==> flow/design.v <==
module DataAggregator(
           clk, reset, bit1, bit2, bit3, bit4, read_index_yaxis, read_index_xaxis,
           out_data_yaxis, out_data_xaxis, finished
       );
localparam MODE_WAIT_START = 0;
localparam MODE_WAIT_CHANNEL = 1;
localparam MODE_WAIT_DATA = 2;
localparam MODE_ASSIGN_DATA = 3;
input clk, reset;
input bit1, bit2, bit3, bit4;  
input [6:0] read_index_yaxis, read_index_xaxis;
output [15:0] out_data_yaxis;  
output [15:0] out_data_xaxis;  
output finished;
reg [15:0] data_yaxis [0:127];
reg [15:0] data_xaxis [0:127];
reg [15:0] bit1_data_buffer, bit2_data_buffer, bit3_data_buffer, bit4_data_buffer;
reg [3:0] bit1_data_buffer_index, bit2_data_buffer_index, bit3_data_buffer_index, bit4_data_buffer_index;
reg [4:0] data_index_yaxis1, data_index_yaxis2, data_index_yaxis3, data_index_yaxis4;
reg [4:0] data_index_xaxis1, data_index_xaxis2, data_index_xaxis3, data_index_xaxis4;
reg data_yaxis1_valid, data_yaxis2_valid, data_yaxis3_valid, data_yaxis4_valid;
reg data_xaxis1_valid, data_xaxis2_valid, data_xaxis3_valid, data_xaxis4_valid;
reg channel_bit1, channel_bit2, channel_bit3, channel_bit4;
reg [1:0] mode_bit1, mode_bit2, mode_bit3, mode_bit4;
wire data_yaxis_valid, data_xaxis_valid;
integer i;
always @(posedge clk) begin
    if (reset) begin
        for (i = 0; i < 128; i = i + 1) begin
            data_yaxis[i] <= 0;
            data_xaxis[i] <= 0;
        end
        bit1_data_buffer <= 0;
        bit2_data_buffer <= 0;
        bit3_data_buffer <= 0;
        bit4_data_buffer <= 0;
        bit1_data_buffer_index <= 0;
        bit2_data_buffer_index <= 0;
        bit3_data_buffer_index <= 0;
        bit4_data_buffer_index <= 0;
        data_index_yaxis1 <= 31;
        data_index_yaxis2 <= 31;
        data_index_yaxis3 <= 31;
        data_index_yaxis4 <= 31;
        data_index_xaxis1 <= 31;
        data_index_xaxis2 <= 31;
        data_index_xaxis3 <= 31;
        data_index_xaxis4 <= 31;
        data_yaxis1_valid <= 0;
        data_yaxis2_valid <= 0;
        data_yaxis3_valid <= 0;
        data_yaxis4_valid <= 0;
        data_xaxis1_valid <= 0;
        data_xaxis2_valid <= 0;
        data_xaxis3_valid <= 0;
        data_xaxis4_valid <= 0;
        channel_bit1 <= 0;
        channel_bit2 <= 0;
        channel_bit3 <= 0;
        channel_bit4 <= 0;
        mode_bit1 <= MODE_WAIT_START;
        mode_bit2 <= MODE_WAIT_START;
        mode_bit3 <= MODE_WAIT_START;
        mode_bit4 <= MODE_WAIT_START;
    end else begin
        if (mode_bit1 == MODE_WAIT_START) begin
            if (bit1) begin
                mode_bit1 <= MODE_WAIT_CHANNEL;
            end
        end else if (mode_bit1 == MODE_WAIT_CHANNEL) begin
            channel_bit1 <= bit1;
            mode_bit1 <= MODE_WAIT_DATA;
            bit1_data_buffer_index <= 15;
        end else if (mode_bit1 == MODE_WAIT_DATA) begin
            bit1_data_buffer[bit1_data_buffer_index] <= bit1;
            if (bit1_data_buffer_index >= 1) begin
                bit1_data_buffer_index <= bit1_data_buffer_index - 1;
            end else begin
                mode_bit1 <= MODE_ASSIGN_DATA;
            end
        end else if (mode_bit1 == MODE_ASSIGN_DATA) begin
            mode_bit1 <= MODE_WAIT_START;
            if (channel_bit1 == 0) begin  
                data_yaxis[data_index_yaxis1] <= bit1_data_buffer;
                if (data_index_yaxis1 >= 1) begin
                    data_index_yaxis1 <= data_index_yaxis1 - 1;
                    data_yaxis1_valid <= 0;
                end else begin
                    data_index_yaxis1 <= 31;
                    data_yaxis1_valid <= 1;
                end
            end else begin  
                data_yaxis[32 + data_index_yaxis2] <= bit1_data_buffer;
                if (data_index_yaxis2 >= 1) begin
                    data_index_yaxis2 <= data_index_yaxis2 - 1;
                    data_yaxis2_valid <= 0;
                end else begin
                    data_index_yaxis2 <= 31;
                    data_yaxis2_valid <= 1;
                end
            end
        end
        if (mode_bit2 == MODE_WAIT_START) begin
            if (bit2) begin
                mode_bit2 <= MODE_WAIT_CHANNEL;
            end
        end else if (mode_bit2 == MODE_WAIT_CHANNEL) begin
            channel_bit2 <= bit2;
            mode_bit2 <= MODE_WAIT_DATA;
            bit2_data_buffer_index <= 15;
        end else if (mode_bit2 == MODE_WAIT_DATA) begin
            bit2_data_buffer[bit2_data_buffer_index] <= bit2;
            if (bit2_data_buffer_index >= 1) begin
                bit2_data_buffer_index <= bit2_data_buffer_index - 1;
            end else begin
                mode_bit2 <= MODE_ASSIGN_DATA;
            end
        end else if (mode_bit2 == MODE_ASSIGN_DATA) begin
            mode_bit2 <= MODE_WAIT_START;
            if (channel_bit2 == 0) begin  
                data_yaxis[64 + data_index_yaxis3] <= bit2_data_buffer;
                if (data_index_yaxis3 >= 1) begin
                    data_index_yaxis3 <= data_index_yaxis3 - 1;
                    data_yaxis3_valid <= 0;
                end else begin
                    data_index_yaxis3 <= 31;
                    data_yaxis3_valid <= 1;
                end
            end else begin  
                data_yaxis[96 + data_index_yaxis4] <= bit2_data_buffer;
                if (data_index_yaxis4 >= 1) begin
                    data_index_yaxis4 <= data_index_yaxis4 - 1;
                    data_yaxis4_valid <= 0;
                end else begin
                    data_index_yaxis4 <= 31;
                    data_yaxis4_valid <= 1;
                end
            end
        end
        if (mode_bit3 == MODE_WAIT_START) begin
            if (bit3) begin
                mode_bit3 <= MODE_WAIT_CHANNEL;
            end
        end else if (mode_bit3 == MODE_WAIT_CHANNEL) begin
            channel_bit3 <= bit3;
            mode_bit3 <= MODE_WAIT_DATA;
            bit3_data_buffer_index <= 15;
        end else if (mode_bit3 == MODE_WAIT_DATA) begin
            bit3_data_buffer[bit3_data_buffer_index] <= bit3;
            if (bit3_data_buffer_index >= 1) begin
                bit3_data_buffer_index <= bit3_data_buffer_index - 1;
            end else begin
                mode_bit3 <= MODE_ASSIGN_DATA;
            end
        end else if (mode_bit3 == MODE_ASSIGN_DATA) begin
            mode_bit3 <= MODE_WAIT_START;
            if (channel_bit3 == 0) begin  
                data_xaxis[data_index_xaxis1] <= bit3_data_buffer;
                if (data_index_xaxis1 >= 1) begin
                    data_index_xaxis1 <= data_index_xaxis1 - 1;
                    data_xaxis1_valid <= 0;
                end else begin
                    data_index_xaxis1 <= 31;
                    data_xaxis1_valid <= 1;
                end
            end else begin  
                data_xaxis[32 + data_index_xaxis2] <= bit3_data_buffer;
                if (data_index_xaxis2 >= 1) begin
                    data_index_xaxis2 <= data_index_xaxis2 - 1;
                    data_xaxis2_valid <= 0;
                end else begin
                    data_index_xaxis2 <= 31;
                    data_xaxis2_valid <= 1;
                end
            end
        end
        if (mode_bit4 == MODE_WAIT_START) begin
            if (bit4) begin
                mode_bit4 <= MODE_WAIT_CHANNEL;
            end
        end else if (mode_bit4 == MODE_WAIT_CHANNEL) begin
            channel_bit4 <= bit4;
            mode_bit4 <= MODE_WAIT_DATA;
            bit4_data_buffer_index <= 15;
        end else if (mode_bit4 == MODE_WAIT_DATA) begin
            bit4_data_buffer[bit4_data_buffer_index] <= bit4;
            if (bit4_data_buffer_index >= 1) begin
                bit4_data_buffer_index <= bit4_data_buffer_index - 1;
            end else begin
                mode_bit4 <= MODE_ASSIGN_DATA;
            end
        end else if (mode_bit4 == MODE_ASSIGN_DATA) begin
            mode_bit4 <= MODE_WAIT_START;
            if (channel_bit4 == 0) begin  
                data_xaxis[64 + data_index_xaxis3] <= bit4_data_buffer;
                if (data_index_xaxis3 >= 1) begin
                    data_index_xaxis3 <= data_index_xaxis3 - 1;
                    data_xaxis3_valid <= 0;
                end else begin
                    data_index_xaxis3 <= 31;
                    data_xaxis3_valid <= 1;
                end
            end else begin  
                data_xaxis[96 + data_index_xaxis4] <= bit4_data_buffer;
                if (data_index_xaxis4 >= 1) begin
                    data_index_xaxis4 <= data_index_xaxis4 - 1;
                    data_xaxis4_valid <= 0;
                end else begin
                    data_index_xaxis4 <= 31;
                    data_xaxis4_valid <= 1;
                end
            end
        end
    end
end
assign out_data_yaxis = data_yaxis[read_index_yaxis];
assign out_data_xaxis = data_xaxis[read_index_xaxis];
assign data_yaxis_valid = (data_yaxis1_valid && data_yaxis2_valid && data_yaxis3_valid && data_yaxis4_valid);
assign data_xaxis_valid = (data_xaxis1_valid && data_xaxis2_valid && data_xaxis3_valid && data_xaxis4_valid);
assign finished = (data_yaxis_valid && data_xaxis_valid);
endmodule
Tool chain data of DataAggregator
Tool output for the design above, in the order of the flow.
Line numbers count from 1 in the design file above.
Operators carry their Yosys type and port widths (W data, S select, Z words).
Library cell names are shortened.
{"block": "design", "design": "DataAggregator", "clock": "clk", "library": "sky130hd", "pvt_corner": "tt_025C_1v80"}

Word-level counts
Counts by Yosys on the flattened word-level netlist (proc, flatten, opt, wreduce; memories kept). Register bits leave out memories and registers merged into their read ports (data or address). Print and check cells are left out. Cells with the same type and inputs are merged into one.
Yosys's memory passes give these memory sizes; they may raise the number of words (mostly to a power of two), join words into wider ones and drop unused or constant bits.
{"block": "bits", "n_memories": 2, "mem_bits_rw": 4096, "output_inout_bits": 33, "reg_bits": 140, "word_cells": 384}
{"block": "memory_table", "name": "data_xaxis", "words": 128, "word_bits": 16, "line_no": 16, "source": "reg [15:0] data_xaxis [0:127];"}
{"block": "memory_table", "name": "data_yaxis", "words": 128, "word_bits": 16, "line_no": 15, "source": "reg [15:0] data_yaxis [0:127];"}
{"block": "op_classes", "eq_ne": 20, "logic": 28, "n_reduce_logical": 51, "compare": 12, "shifts": 8, "muxes": 209, "n_addsub": 22}
{"block": "op_table", "op": "$mux W16", "count": 52}
{"block": "op_table", "op": "$mux W7", "count": 52}
{"block": "op_table", "op": "$shift A1 B5 Y16", "count": 4}
{"block": "op_table", "op": "$shift A1 B5 Y16 const A", "count": 4}
{"block": "op_table", "op": "$and A16 B16 Y16", "count": 4}
{"block": "op_table", "op": "$or A16 B16 Y16", "count": 4}
{"block": "op_table", "op": "$not A16 Y16", "count": 4}
{"block": "op_table", "op": "$reduce_or A16 Y1", "count": 4}
{"block": "op_table", "op": "$mux W1", "count": 61}
{"block": "op_table", "op": "$mux W4", "count": 12}
{"block": "op_table", "op": "$mux W2", "count": 24}
{"block": "op_table", "op": "$sub A5 B1 Y5 const B", "count": 8}
{"block": "op_table", "op": "$ge A5 B1 Y1 const B", "count": 8}
{"block": "op_table", "op": "$reduce_and A5 Y1", "count": 8}
{"block": "op_table", "op": "$mux W5", "count": 8}
{"block": "op_table", "op": "$reduce_and A3 Y1", "count": 12}
{"block": "op_table", "op": "$add A7 B5 Y7 const A", "count": 4}
{"block": "op_table", "op": "$neg A4 Y5", "count": 4}
{"block": "op_table", "op": "$not A1 Y1", "count": 16}
{"block": "op_table", "op": "$eq A2 B2 Y1 const B", "count": 8}
{"block": "op_table", "op": "$reduce_bool A2 Y1", "count": 8}
{"block": "op_table", "op": "$sub A4 B1 Y4 const B", "count": 4}
{"block": "op_table", "op": "$ge A4 B1 Y1 const B", "count": 4}
{"block": "op_table", "op": "$ne A4 B4 Y1 const B", "count": 4}
{"block": "op_table", "op": "$reduce_bool A4 Y1", "count": 4}
{"block": "op_table", "op": "$add A6 B5 Y7 const A", "count": 2}
{"block": "op_table", "op": "$eq A2 B1 Y1 const B", "count": 4}
{"block": "op_table", "op": "$ne A2 B2 Y1 const B", "count": 4}
Other operator kinds: 3; their cells: 15.

Depth
Depth = most cells in a row (Yosys ltp): at word level without a register or memory, in the mapped netlist without a sequential cell, where the memories' decode and read muxes count.
{"block": "depth", "word_depth": 8, "ABC_AREA": 1, "mapped_depth": 13, "depth_no_buf": 11}

After synthesis
Yosys stat after the flow's synthesis: flattened, memories mapped to cells. It holds for the ABC_AREA given above (unset counts as 0); a run with the other value may have another netlist.
{"block": "synth_totals", "flip_flops": 4244, "sequential_area_mm2": 0.1259608, "cells": 19605, "synth_area_mm2": 0.1914724}
{"block": "types", "cell": "edfxtp_1", "count": 4096, "area_total_um2": 1.23E+05}
{"block": "types", "cell": "nand3_1", "count": 4131, "area_total_um2": 2.07E+04}
{"block": "types", "cell": "nand2_1", "count": 4618, "area_total_um2": 1.73E+04}
{"block": "types", "cell": "nor2_1", "count": 4205, "area_total_um2": 1.58E+04}
{"block": "types", "cell": "clkbuf_1", "count": 1245, "area_total_um2": 4.67E+03}
{"block": "types", "cell": "dfxtp_1", "count": 148, "area_total_um2": 2.96E+03}
{"block": "types", "cell": "buf_2", "count": 185, "area_total_um2": 925.888}
{"block": "types", "cell": "nand3_2", "count": 82, "area_total_um2": 820.787}
{"block": "types", "cell": "nand2_2", "count": 103, "area_total_um2": 644.368}
{"block": "types", "cell": "buf_1", "count": 150, "area_total_um2": 563.04}
{"block": "types", "cell": "inv_1", "count": 141, "area_total_um2": 529.258}
{"block": "types", "cell": "ha_1", "count": 39, "area_total_um2": 487.968}
{"block": "types", "cell": "o21ai_0", "count": 96, "area_total_um2": 480.461}
{"block": "types", "cell": "a21oi_1", "count": 93, "area_total_um2": 465.446}
{"block": "types", "cell": "nor2_4", "count": 27, "area_total_um2": 304.042}
{"block": "types", "cell": "inv_2", "count": 75, "area_total_um2": 281.52}
{"block": "types", "cell": "nand3_4", "count": 11, "area_total_um2": 192.685}
{"block": "types", "cell": "buf_6", "count": 15, "area_total_um2": 168.912}
Other cell types: 27; their cells: 145.

Path before layout
Path of least setup slack by OpenSTA after synthesis, without wires, with an ideal clock, recovery checks aside; 20% of the period is set as input and as output delay. Where synthesis merged equal registers, the netlist keeps one of their names.
{"block": "synth_path", "kind": "input port to output port", "startpoint": "input port read_index_yaxis[0]", "endpoint": "output port out_data_yaxis[14]", "path_stages": 13, "delay_ns": 1.663, "arrival_ns": 3.663, "tclk_ns": 10.0, "path_slack_ns": 4.337, "required_ns": 8.000, "launch_ns": 2.000, "period_less_setup_slack_ns": 5.663}
"delay_ns" is the arrival time less input delay plus setup time.
A path that ends at an output port has no setup time.
"path_stages" counts driving pins, that of a launching flip-flop among them; a cell with two outputs on the path counts twice.
"period_less_setup_slack_ns" is the clock period less the worst setup slack; recovery checks do not enter. This is arithmetic on one report: input and output delays are still those of the set period (20% each).
Between the ends stands the longest chain of elaborated cells between them, by number of cells; it is not shown to be the way that was timed. Of several equally long chains one is given.
A line is the first line of the expression or statement that the cell stems from. Yosys adds cells for indexed reads and writes and turns some case tables into memories.
The chain passes a memory read, where the word-level depth is cut; so it can be longer than that depth.
{"block": "synth_via", "path_cell_list": "clkbuf_1 inv_2 clkbuf_1 clkbuf_1 clkbuf_1 nand2_1 nand3_1 nand3_1 nand3_1 nand3_1 nand3_1 nand3_1 nand2_1", "elab_chain_len": 1, "cells_between": 1}
{"block": "synth_lines", "element": "from (decl)", "line_no": 11, "source": "input [6:0] read_index_yaxis, read_index_xaxis;"}
{"block": "synth_lines", "element": "$mem_v2 Z128 W16", "line_no": 15, "source": "reg [15:0] data_yaxis [0:127];"}
{"block": "synth_lines", "element": "to (decl)", "line_no": 12, "source": "output [15:0] out_data_yaxis;"}

Timing after layout
Path of least setup slack in the final report of job 1 (OpenROAD, finished layout, wires in). Where an end is a register, its clock arrival counts in the times.
{"block": "layout_path", "kind": "input port to output port", "startpoint": "input port read_index_yaxis[0]", "endpoint": "output port out_data_yaxis[12]", "launch_ns": 1.28, "arrival_ns": 4.71, "tclk_ns": 6.4, "required_ns": 5.12, "path_stages": 13, "path_slack_ns": 0.41}
Between the ends stands the longest chain of elaborated cells between them, by number of cells; it is not shown to be the way that was timed. Of several equally long chains one is given.
The chain passes a memory read, where the word-level depth is cut; so it can be longer than that depth.
{"block": "layout_via", "path_cell_list": "buf_8 inv_8 buf_12 buf_4 nand2_1 nand3_1 nand3_1 nand3_1 nand3_1 nand3_1 nand3_1 nand2_1 clkdlybuf4s50_1", "elab_chain_len": 1, "cells_between": 1}
{"block": "layout_lines", "element": "from (decl)", "line_no": 11, "source": "input [6:0] read_index_yaxis, read_index_xaxis;"}
{"block": "layout_lines", "element": "$mem_v2 Z128 W16", "line_no": 15, "source": "reg [15:0] data_yaxis [0:127];"}
{"block": "layout_lines", "element": "to (decl)", "line_no": 12, "source": "output [15:0] out_data_yaxis;"}

## Implementation results

Top module DataAggregator; platform sky130hd; tools Yosys and OpenROAD; 3 stored runs in no particular order. Input and output delays are each 20% of the period that was set; the output load is 0.01 pF.
"timing.achieved_period_ns" is the run's clock period less its worst setup slack. It is reckoned from that one timing run; input and output delays stay at 20% of the period that was set.
"critical_path_time_ns" is the time allowed to the run's worst setup path (the clock period less input and output delay, where it has them) less its slack. Clock arrival times count: a late capture clock shortens it, a late launch clock lengthens it.
"total_power_mw" rests on the timing tool's default activity at the inputs, not on a simulated workload.

{"run": "job 1", "settings": { "ABC_AREA": 1, "CELL_PAD_IN_SITES_GLOBAL_PLACEMENT": 0, "CORE_ASPECT_RATIO": 1.16, "CORE_UTILIZATION": 47, "CTS_CLUSTER_DIAMETER": 50, "CTS_CLUSTER_SIZE": 53, "GPL_ROUTABILITY_DRIVEN": 0, "GPL_TIMING_DRIVEN": 1, "PLACE_DENSITY": 0.6, "SETUP_SLACK_MARGIN": 0.03, "period_ns": 6.4, "CAP_MARGIN": 20, "CORE_MARGIN": 2, "SLEW_MARGIN": 20 }, "results": { "synthArea_mm2": 0.1914724, "die_footprint_mm2": 0.412524, "final_cell_area_mm2": 0.211739, "finalUtil_pct": 52.2, "worst_setup_slack_ns": 0.413, "fin_tns_ns": 0.000, "final_hold_ws_ns": 0.456, "total_power_mw": 63.345, "timing.achieved_period_ns": 5.987, "critical_path_time_ns": 3.43, "critical_path_kind": "input port to output port" }}
{"run": "job 2", "settings": { "CORE_MARGIN": 10, "CTS_CLUSTER_SIZE": 97, "GPL_ROUTABILITY_DRIVEN": 0, "GPL_TIMING_DRIVEN": 1, "HOLD_SLACK_MARGIN": 0.23, "MAX_ROUTING_LAYER": "met5", "period_ns": 9.87, "CAP_MARGIN": 20, "CORE_UTILIZATION": 40, "SLEW_MARGIN": 20 }, "results": { "synthArea_mm2": 0.1940661, "die_footprint_mm2": 0.51343, "final_cell_area_mm2": 0.216256, "finalUtil_pct": 44.8, "worst_setup_slack_ns": 1.997, "fin_tns_ns": 0.000, "final_hold_ws_ns": 0.434, "total_power_mw": 40.122, "timing.achieved_period_ns": 7.873, "critical_path_time_ns": 3.92, "critical_path_kind": "input port to output port" }}
{"run": "job 3", "settings": { "ABC_AREA": 0, "CAP_MARGIN": 30, "CELL_PAD_IN_SITES_DETAIL_PLACEMENT": 2, "CORE_UTILIZATION": 36, "CTS_CLUSTER_DIAMETER": 182, "GPL_ROUTABILITY_DRIVEN": 1, "PLACE_DENSITY_LB_ADDON": 0.24, "SETUP_SLACK_MARGIN": 1.68, "TNS_END_PERCENT": 90, "period_ns": 12.6, "CORE_MARGIN": 2, "SLEW_MARGIN": 20 }, "results": { "synthArea_mm2": 0.1940661, "die_footprint_mm2": 0.544961, "final_cell_area_mm2": 0.217375, "finalUtil_pct": 40.5, "worst_setup_slack_ns": 3.334, "fin_tns_ns": 0.000, "final_hold_ws_ns": 0.461, "total_power_mw": 31.684, "timing.achieved_period_ns": 9.266, "critical_path_time_ns": 4.23, "critical_path_kind": "input port to output port" }}
